==> flow/design.v <==
module convolve #(parameter KERNEL_SIZE = 9,
                  parameter DATA_WIDTH  = 8,
                  parameter KDATA_WIDTH = 8,
                  parameter ACTIVATION  = "RELU")
(
   input  logic                   clk,
   input  logic                   rst,
   input  logic                   en_convolve,
   input  logic [0:KERNEL_SIZE-1] [DATA_WIDTH-1:0] image,
   input  logic [0:KERNEL_SIZE-1][KDATA_WIDTH-1:0] kernel,  
   output logic  [DATA_WIDTH-1:0] feature_map,
   output logic                   feature_out
);
function [DATA_WIDTH-1:0] activation;
   input [DATA_WIDTH+KDATA_WIDTH+$clog2(KERNEL_SIZE)-1:0] weighted_inputs;
   begin
      case(ACTIVATION)
         "RELU": begin
            if (weighted_inputs[DATA_WIDTH+KDATA_WIDTH+$clog2(KERNEL_SIZE)-1]) activation = 0;  
            else activation = weighted_inputs[DATA_WIDTH+KDATA_WIDTH-2-1:KDATA_WIDTH-2];      
         end
         "SIGNUM": begin
            if (weighted_inputs[DATA_WIDTH+KDATA_WIDTH+$clog2(KERNEL_SIZE)-1]) activation = 0;  
            else activation = {DATA_WIDTH{1'b1}};
         end
         default: activation = 'h0;
      endcase
   end
endfunction
function [KDATA_WIDTH-1:0] twos_compl;
   input [KDATA_WIDTH-1:0] kernel;
   twos_compl = (~kernel) + 1;
endfunction
logic en_convolve_q;
logic [0:KERNEL_SIZE-1][DATA_WIDTH+KDATA_WIDTH-1:0] feat_mult_c;
logic [0:KERNEL_SIZE-1][DATA_WIDTH+KDATA_WIDTH-1:0] feat_mult_q;
logic [DATA_WIDTH+KDATA_WIDTH+$clog2(KERNEL_SIZE)-1:0] feature_map_c;
logic [0:KERNEL_SIZE-1][KDATA_WIDTH-1:0] kernel_abs;
always_comb begin
   for (int i=0;i<KERNEL_SIZE; i=i+1) begin
      kernel_abs[i] = kernel[i][KDATA_WIDTH-1] ? twos_compl(kernel[i]) : kernel[i];  
   end
end
always_comb begin
   feat_mult_c = 'h0;
   for (int i=0; i<KERNEL_SIZE; i=i+1) begin
      feat_mult_c[i][DATA_WIDTH+KDATA_WIDTH-1]     = kernel[i][KDATA_WIDTH-1];                 
      feat_mult_c[i][DATA_WIDTH+KDATA_WIDTH-2:0]   = image[i]*kernel_abs[i][KDATA_WIDTH-2:0];  
   end
end
always_comb begin
   feature_map_c = 'h0;
   for (int i=0; i<KERNEL_SIZE; i=i+1) begin
      feature_map_c = feat_mult_q[i][DATA_WIDTH+KDATA_WIDTH-1] ? feature_map_c - feat_mult_q[i][DATA_WIDTH+KDATA_WIDTH-2:0]:  
                                                                 feature_map_c + feat_mult_q[i][DATA_WIDTH+KDATA_WIDTH-2:0];   
   end
end
always_ff@(posedge clk) begin
   en_convolve_q <= en_convolve;
end
always_ff@(posedge clk, negedge rst) begin
   if (~rst) begin
      feat_mult_q <= 'h0;
      feature_map <= 'h0;
      feature_out <= 1'b0;
   end
   else begin
      if (en_convolve) begin
         feat_mult_q <= feat_mult_c;
      end
      if (en_convolve_q) begin
         feature_map <= activation(feature_map_c);  
         feature_out <= 1'b1;
      end else begin
         feature_map <= 'h0;
         feature_out <= 1'b0;
      end
   end
end
endmodule
module conv_layer # (parameter KERNEL_SIZE = 3,
                     parameter IMGCOL      = 8,
                     parameter IMGROW      = 8,
                     parameter DATA_WIDTH  = 8,
                     parameter KDATA_WIDTH = 8,
                     parameter ACTIVATION  = "RELU")
(
   input  logic                   clk,
   input  logic                   rst,
   input  logic [0:IMGROW-1][0:IMGCOL-1][DATA_WIDTH-1:0]  image,
   input  logic [0:KERNEL_SIZE-1][0:KERNEL_SIZE-1][KDATA_WIDTH-1:0] kernel,   
   output logic [0:IMGROW-KERNEL_SIZE][0:IMGCOL-KERNEL_SIZE][DATA_WIDTH-1:0]  conv_out,
   output logic                   layer_done_out
);
localparam PAD_SIZE = (KERNEL_SIZE-1)/2;
logic [0:KERNEL_SIZE*KERNEL_SIZE-1][DATA_WIDTH-1:0]  img_window;
logic [0:KERNEL_SIZE*KERNEL_SIZE-1][KDATA_WIDTH-1:0] ker_window;
logic [$clog2(IMGCOL)-1:0] col;
logic [$clog2(IMGROW+1)-1:0] row;
logic [$clog2(IMGCOL-KERNEL_SIZE):0] out_col;
logic [$clog2(IMGROW-KERNEL_SIZE):0] out_row;
logic en_convolve, layer_conv_done, feature_out;
logic [DATA_WIDTH-1:0]  activated_feature;
always_ff@(posedge clk or negedge rst) begin
   if (~rst) begin
      row <= 'h0;
      col <= 'h0;
      layer_conv_done <= 1'b0;
   end
   else begin
      if (row == IMGROW) begin
         row <= 'h0;
         col <= 'h0;
         layer_conv_done <= 1'b1;
      end else if (col==IMGCOL-1) begin
         row <= row+'h1;
         col <= 'h0;
      end else begin
         col <= col+'h1;
         layer_conv_done <= 1'b0;
      end
   end
end
assign layer_done_out = layer_conv_done;
always_comb begin
   for (int i=0; i<KERNEL_SIZE; i=i+1) begin  
      for (int j=0; j<KERNEL_SIZE; j=j+1) begin   
         ker_window[i*KERNEL_SIZE+j] = kernel[i][j];
      end
   end
end
always_ff@(posedge clk or negedge rst) begin
   if (~rst) begin
      img_window  <= 'h0;
      en_convolve <= 1'b0;
   end else begin
      if (row>PAD_SIZE-1 && row<IMGROW-PAD_SIZE &&   
          col>PAD_SIZE-1 && col<IMGCOL-PAD_SIZE)    
      begin
         en_convolve <= 1'b1;
         for (int i=0; i<KERNEL_SIZE; i=i+1) begin  
            for (int j=0; j<KERNEL_SIZE; j=j+1) begin   
               img_window[i*KERNEL_SIZE+j] <= image[row-PAD_SIZE+i][col-PAD_SIZE+j];
            end
         end
      end else begin
         en_convolve <= 1'b0;
         img_window  <= 'h0;
      end
   end
end
convolve #(
   .KERNEL_SIZE (KERNEL_SIZE*KERNEL_SIZE),
   .DATA_WIDTH  (DATA_WIDTH),
   .KDATA_WIDTH (KDATA_WIDTH),
   .ACTIVATION  (ACTIVATION)
) u_convolve (
   .clk          (clk),
   .rst          (rst),
   .en_convolve  (en_convolve),
   .image        (img_window),
   .kernel       (ker_window),
   .feature_map  (activated_feature),
   .feature_out  (feature_out)
);
always_ff@(posedge clk or negedge rst) begin
   if (~rst) begin
      out_row <= 'h0;
      out_col <= 'h0;
   end
   else if (feature_out || layer_conv_done) begin
      if (out_row == IMGROW-KERNEL_SIZE+1 || layer_conv_done) begin
         out_row <= 'h0;
         out_col <= 'h0;
      end else if (out_col==IMGCOL-KERNEL_SIZE) begin
         out_row <= out_row+'h1;
         out_col <= 'h0;
      end else begin
         out_col <= out_col+'h1;
      end
   end
end
always_ff@(posedge clk or negedge rst) begin
   if (~rst) begin
      conv_out <= 'h0;
   end else if (out_row <= IMGROW-KERNEL_SIZE && out_col <= IMGCOL-KERNEL_SIZE) begin
      conv_out[out_row][out_col] <= activated_feature;
   end
end
endmodule
module conv_top (
   input  logic         clk,
   input  logic         rst,
   input  logic [511:0] image,
   input  logic [71:0]  kernel,
   output logic [287:0] conv_out,
   output logic         layer_done_out
);
logic [0:7][0:7][7:0] image_a;
logic [0:2][0:2][7:0] kernel_a;
logic [0:5][0:5][7:0] conv_out_a;
always_comb begin
   for (int r=0; r<8; r++)
      for (int c=0; c<8; c++)
         image_a[r][c] = image[(r*8+c)*8 +: 8];
   for (int i=0; i<3; i++)
      for (int j=0; j<3; j++)
         kernel_a[i][j] = kernel[(i*3+j)*8 +: 8];
   for (int r=0; r<6; r++)
      for (int c=0; c<6; c++)
         conv_out[(r*6+c)*8 +: 8] = conv_out_a[r][c];
end
conv_layer #(
   .KERNEL_SIZE (3),
   .IMGCOL      (8),
   .IMGROW      (8),
   .DATA_WIDTH  (8),
   .KDATA_WIDTH (8),
   .ACTIVATION  ("RELU")
) u_conv_layer (
   .clk            (clk),
   .rst            (rst),
   .image          (image_a),
   .kernel         (kernel_a),
   .conv_out       (conv_out_a),
   .layer_done_out (layer_done_out)
);
endmodule
-- Step by step through the tools: conv_top
The steps from the RTL of conv_top to its reports follow in flow order.
Lines are those of the file above, counted from 1.
Operators: Yosys type, input widths -> output width; for muxes data width and select width s.
Cell names lack the library's common part.
The mark -- stands for no value.
- top module: conv_top
- clock input: clk
- library: sky130hd
- corner: tt_025C_1v80

-- Word-level counts
Counts by Yosys on the flattened word-level netlist (proc, flatten, opt, wreduce; memories kept). Register bits leave out memories and registers merged into their read ports (data or address). Print and check cells are left out. Cells with the same type and inputs are merged into one.
- $add $sub $neg at 55
- multipliers at 10
- divide/modulo/power cells at 0
- $lt $le $gt $ge at 6
- equal/unequal tests: 5
- shift operators: 11
- noted multiplexer cells: 41
- noted bitwise operators: 12
- reductions and logical operators: 9
- operators with widths (cell ; count):
    $shiftx 512x32->8 ; 9
    $mul 8x7->15 ; 9
    $add 32x32->32 ; 10
    $and 288x288->288 ; 1
    $or 288x288->288 ; 1
    $not 288->288 ; 1
    $shift 8x33->288 ; 1
    $shift 8x33->288 const A ; 1
    $mux 20 ; 9
    $add 20x15->20 ; 8
    $sub 20x15->20 ; 8
    $mux 8 ; 11
    $sub 3x29->29 const A ; 3
    $sub 3x26->26 const A ; 3
    $mul 32x2->28 const B ; 1
    $add 7x1->7 const B ; 9
    $not 7->7 ; 9
    $mux 7 ; 9
    $neg 32->33 ; 1
    $add 29x1->29 const B ; 1
    $add 29x2->29 const B ; 1
    $add 26x1->26 const B ; 1
    $add 26x2->26 const B ; 1
    $mux 4 ; 6
    $sub 1x15->16 const A ; 1
    $add 4x1->4 const B ; 3
    $sub 3x4->5 const A ; 2
    $le 4x3->1 const B ; 2
Other operator kinds: 17; their cells: 27.
- register bits after elaboration at 531
- noted bits in latches: 0
- memory bits (writable): 0
- noted memory bits (read-only): 0
- noted word width x clocked read ports: 0
- noted memories kept: 0
- input port bits: 586
- output and inout port bits at 289

-- Logic depth
Yosys ltp: most cells in a row. Word level: on the elaborated netlist, between registers, memories and ports. Mapped: between sequential cells and ports; inverters and the memories' decode and read muxes count.
- depth after elaboration: 20
- ABC_AREA at 0
- depth in mapped cells at 57
- noted mapped depth without buffers: 57

-- After synthesis
The flow's flattened synthesis, as Yosys stat reports it; memories are mapped. The netlist is that of the ABC_AREA named above (0 if unset); the other value can give another one.
- noted standard cells after synthesis: 6222
- noted chip area (Yosys): 0.0610273 mm^2
- area of sequential cells: 0.0132827 mm^2
- noted flip-flops: 531
- buffer cells at 268
- cells by type (type ; count):
    dfrtp_1 ; 530
    mux4_2 ; 302
    ha_1 ; 529
    mux2_2 ; 515
    fa_1 ; 281
    xnor2_1 ; 368
    nand2_1 ; 705
    mux2i_1 ; 214
    inv_1 ; 494
    a21oi_1 ; 338
    nor2_1 ; 388
    and2_1 ; 224
    o21ai_0 ; 167
    xor2_1 ; 85
    clkbuf_1 ; 196
    o21bai_1 ; 91
    a211oi_1 ; 78
    a21o_1 ; 66
Not listed: further types 60, cells in them 651.
The figures by module come from a second, unflattened synthesis with its own total; it is not the netlist above.
- noted cell total of the unflattened synthesis: 6053
- area total of the unflattened synthesis at 0.06128 mm^2
Rows give one instance, submodules left out.
- by module (module ; instances ; cells ; area (mm^2)):
    conv_layer ; 1 ; 2460 ; 0.0308834
    convolve ; 1 ; 3593 ; 0.0303967
    conv_top ; 1 ; 0 ; 0

-- Path before layout
Path of least setup slack by OpenSTA after synthesis, without wires, with an ideal clock, recovery checks aside; 20% of the period is set as input and as output delay. Where synthesis merged equal registers, the netlist keeps one of their names.
- kind: reg2reg
- start point: reg u_conv_layer.u_convolve.feat_mult_q
- end point: reg u_conv_layer.u_convolve.feature_map[0]
- clock period: 11.0 ns
- noted arrival time: 9.933 ns
- required time: 10.868 ns
- noted setup slack: 0.935 ns
- path delay at 10.065 ns
- noted stages: 50
- period reached after synthesis: 10.065 ns
"path delay" = arrival - input delay + setup time.
"stages" counts driving pins, that of a launching flip-flop among them; a cell with two outputs on the path counts twice.
"period reached after synthesis" = period - worst setup slack (recovery checks aside). The figure is calculated, with input and output delays left at 20% of the set period.
Where an end lacks its bit number, it is one bit of the signal, or one of the new flip-flops if synthesis recoded a state register.
The rows between start and end are the longest chain of elaborated cells between them; the timing report does not say that the signal goes this way. Where chains are equally long, one stands for them.
A line is the first line of the expression or statement that the cell stems from. Yosys adds cells for indexed reads and writes and turns some case tables into memories.
A register here has more assigning lines than the two given.
- path through: dfrtp_1 > inv_1 > ha_1 > mux2_2 > fa_1 > nor2b_1 > o21ai_0 > a21boi_0 > o21ai_0 > a21boi_0 > o21a_1 > nor2_1 > o21ai_0 > a21oi_1 > ha_1 > or3_1 > a311oi_1 > nor3_1 > (+14 left out) > nand2_1 > or2_2 > o21ai_0 > xnor2_1 > ha_1 > o21a_1 > nor2_1 > a21oi_1 > xnor2_1 > ha_1 > o2111ai_1 > o21ai_0 > a31oi_1 > xnor3_1 > xnor2_1 > xnor3_1 > xnor2_2 > nor2_1
- cells in the longest elaborated chain at 18
- RTL lines, path post-synthesis (item ; line ; source):
    from (decl) ; 36 ; logic [0:KERNEL_SIZE-1][DATA_WIDTH+KDATA_WIDTH-1:0] feat_mult_q;
    from (assign) ; 63 ; feat_mult_q <= 'h0;
    from (assign) ; 69 ; feat_mult_q <= feat_mult_c;
    $add 20x15->20 ; 55 ; feature_map_c + feat_mult_q[i][DATA_WIDTH+KDATA_WIDTH-2:0];
    $mux 20 ; 54 ; feature_map_c = feat_mult_q[i][DATA_WIDTH+KDATA_WIDTH-1] ? feature_map_c - feat_mult_q[i][DATA_WIDTH+KDATA_WID ...
    $add 20x15->20 ; 55 ;
    $mux 20 ; 54 ;
    $add 20x15->20 ; 55 ;
    $mux 20 ; 54 ;
    $add 20x15->20 ; 55 ;
    (+4 left out) ; -- ;
    $mux 20 ; 54 ;
    $add 20x15->20 ; 55 ;
    $mux 20 ; 54 ;
    $add 20x15->20 ; 55 ;
    $mux 20 ; 54 ;
    $mux 8 ; 19 ; if (weighted_inputs[DATA_WIDTH+KDATA_WIDTH+$clog2(KERNEL_SIZE)-1]) activation = 0;
    $mux 8 ; 71 ; if (en_convolve_q) begin
    to (assign) ; 72 ; feature_map <= activation(feature_map_c);
    to (assign) ; 75 ; feature_map <= 'h0;
    to (decl) ; 11 ; output logic  [DATA_WIDTH-1:0] feature_map,

-- Path in the finished layout
Path of least setup slack in the final report of flow run 1 (OpenROAD, finished layout, wires in). Where an end is a register, its clock arrival counts in the times.
- kind: reg2reg
- start point: reg u_conv_layer.u_convolve.feat_mult_q
- end point: reg u_conv_layer.u_convolve.feature_map[0]
- clock period: 11.0 ns
- noted arrival time: 10.76 ns
- required time: 11.51 ns
- noted setup slack: 0.75 ns
- noted stages: 54
Where an end lacks its bit number, it is one bit of the signal, or one of the new flip-flops if synthesis recoded a state register.
The rows between start and end are the longest chain of elaborated cells between them; the timing report does not say that the signal goes this way. Where chains are equally long, one stands for them.
A register here has more assigning lines than the two given.
- path through: dfrtp_1 > inv_1 > ha_1 > mux2_2 > inv_1 > ha_1 > a21o_1 > a21oi_1 > xnor2_1 > ha_1 > a21boi_2 > nor2_1 > ha_1 > o21a_1 > o31a_1 > a21oi_1 > ha_1 > o21a_1 > (+18 left out) > o21ai_0 > a21oi_1 > o21ai_2 > xnor2_1 > ha_1 > o21a_1 > nor2_1 > a21oi_1 > xnor2_1 > ha_1 > o2111ai_1 > o21ai_0 > a31oi_1 > xnor3_1 > xnor2_1 > xnor3_2 > xnor2_4 > nor2_1
- cells in the longest elaborated chain at 18
- RTL lines, path post-layout (item ; line ; source):
    from (decl) ; 36 ; logic [0:KERNEL_SIZE-1][DATA_WIDTH+KDATA_WIDTH-1:0] feat_mult_q;
    from (assign) ; 63 ; feat_mult_q <= 'h0;
    from (assign) ; 69 ; feat_mult_q <= feat_mult_c;
    $add 20x15->20 ; 55 ; feature_map_c + feat_mult_q[i][DATA_WIDTH+KDATA_WIDTH-2:0];
    $mux 20 ; 54 ; feature_map_c = feat_mult_q[i][DATA_WIDTH+KDATA_WIDTH-1] ? feature_map_c - feat_mult_q[i][DATA_WIDTH+KDATA_WID ...
    $add 20x15->20 ; 55 ;
    $mux 20 ; 54 ;
    $add 20x15->20 ; 55 ;
    $mux 20 ; 54 ;
    $add 20x15->20 ; 55 ;
    (+4 left out) ; -- ;
    $mux 20 ; 54 ;
    $add 20x15->20 ; 55 ;
    $mux 20 ; 54 ;
    $add 20x15->20 ; 55 ;
    $mux 20 ; 54 ;
    $mux 8 ; 19 ; if (weighted_inputs[DATA_WIDTH+KDATA_WIDTH+$clog2(KERNEL_SIZE)-1]) activation = 0;
    $mux 8 ; 71 ; if (en_convolve_q) begin
    to (assign) ; 72 ; feature_map <= activation(feature_map_c);
    to (assign) ; 75 ; feature_map <= 'h0;
    to (decl) ; 11 ; output logic  [DATA_WIDTH-1:0] feature_map,

Memo
Re: implementation data of conv_top

Measured data: module conv_top, platform sky130hd, 4 stored runs of the flow under differing settings, order arbitrary. Input and output delays are each 20% of the period that was set; the output load is 0.01 pF.
"clock period achieved" = clock period - worst setup slack. The figure is calculated, with input and output delays left at 20% of the set period.
"worst setup path time" means the part of the period allowed to the worst setup path (the constraints hold back 20% at inputs and 20% at outputs) less its slack; where the path has registers, the arrival times of their clocks count too.

Flow run 1
Settings were CORE_UTILIZATION = 40; PLACE_DENSITY = 0.6; period_ns = 11.0; CAP_MARGIN = 20; CORE_MARGIN = 2; SLEW_MARGIN = 20
- noted the standard-cell area after layout: 0.0745628 mm^2
- total die area: 0.155709 mm^2
- noted the worst setup path time: 10.25 ns
- worst path kind: reg2reg
- clock period achieved at 10.251 ns
- synthesis area at 0.0610273 mm^2
- total negative slack on setup checks: 0.000 ns
- post-route worst hold slack: 0.468 ns
- utilization in the final report at 49.1%
- noted the worst setup slack after layout: 0.749 ns

Flow run 2
Settings were CORE_UTILIZATION = 40; PLACE_DENSITY = 0.6; period_ns = 14.2; CAP_MARGIN = 20; CORE_MARGIN = 2; SLEW_MARGIN = 20
- total negative slack on setup checks: 0.000 ns
- utilization in the final report at 49.1%
- noted the standard-cell area after layout: 0.074529 mm^2
- noted the worst setup slack after layout: 2.838 ns
- noted the worst setup path time: 11.36 ns
- worst path kind: reg2reg
- total die area: 0.155709 mm^2
- clock period achieved at 11.362 ns
- synthesis area at 0.0610273 mm^2
- post-route worst hold slack: 0.477 ns

Flow run 3
Settings were CAP_MARGIN = 5; CELL_PAD_IN_SITES_DETAIL_PLACEMENT = 1; CORE_ASPECT_RATIO = 0.61; CORE_UTILIZATION = 50; CTS_CLUSTER_DIAMETER = 211; CTS_CLUSTER_SIZE = 59; GPL_ROUTABILITY_DRIVEN = 1; GPL_TIMING_DRIVEN = 0; MAX_ROUTING_LAYER = met5; PLACE_DENSITY_LB_ADDON = 0.05; TNS_END_PERCENT = 85; period_ns = 5.84; CORE_MARGIN = 2; SLEW_MARGIN = 20
- incomplete, routing halted on GRT-0116

Flow run 4
Settings were ABC_AREA = 1; GPL_TIMING_DRIVEN = 0; PLACE_DENSITY_LB_ADDON = 0.28; SLEW_MARGIN = 25; TNS_END_PERCENT = 15; period_ns = 11.0; CAP_MARGIN = 20; CORE_MARGIN = 2; CORE_UTILIZATION = 40
- post-route worst hold slack: 0.425 ns
- noted the worst setup slack after layout: 0.059 ns
- noted the worst setup path time: 10.94 ns
- worst path kind: reg2reg
- clock period achieved at 10.941 ns
- utilization in the final report at 49.1%
- total die area: 0.166921 mm^2
- synthesis area at 0.0654678 mm^2
- total negative slack on setup checks: 0.000 ns
- noted the standard-cell area after layout: 0.0798791 mm^2
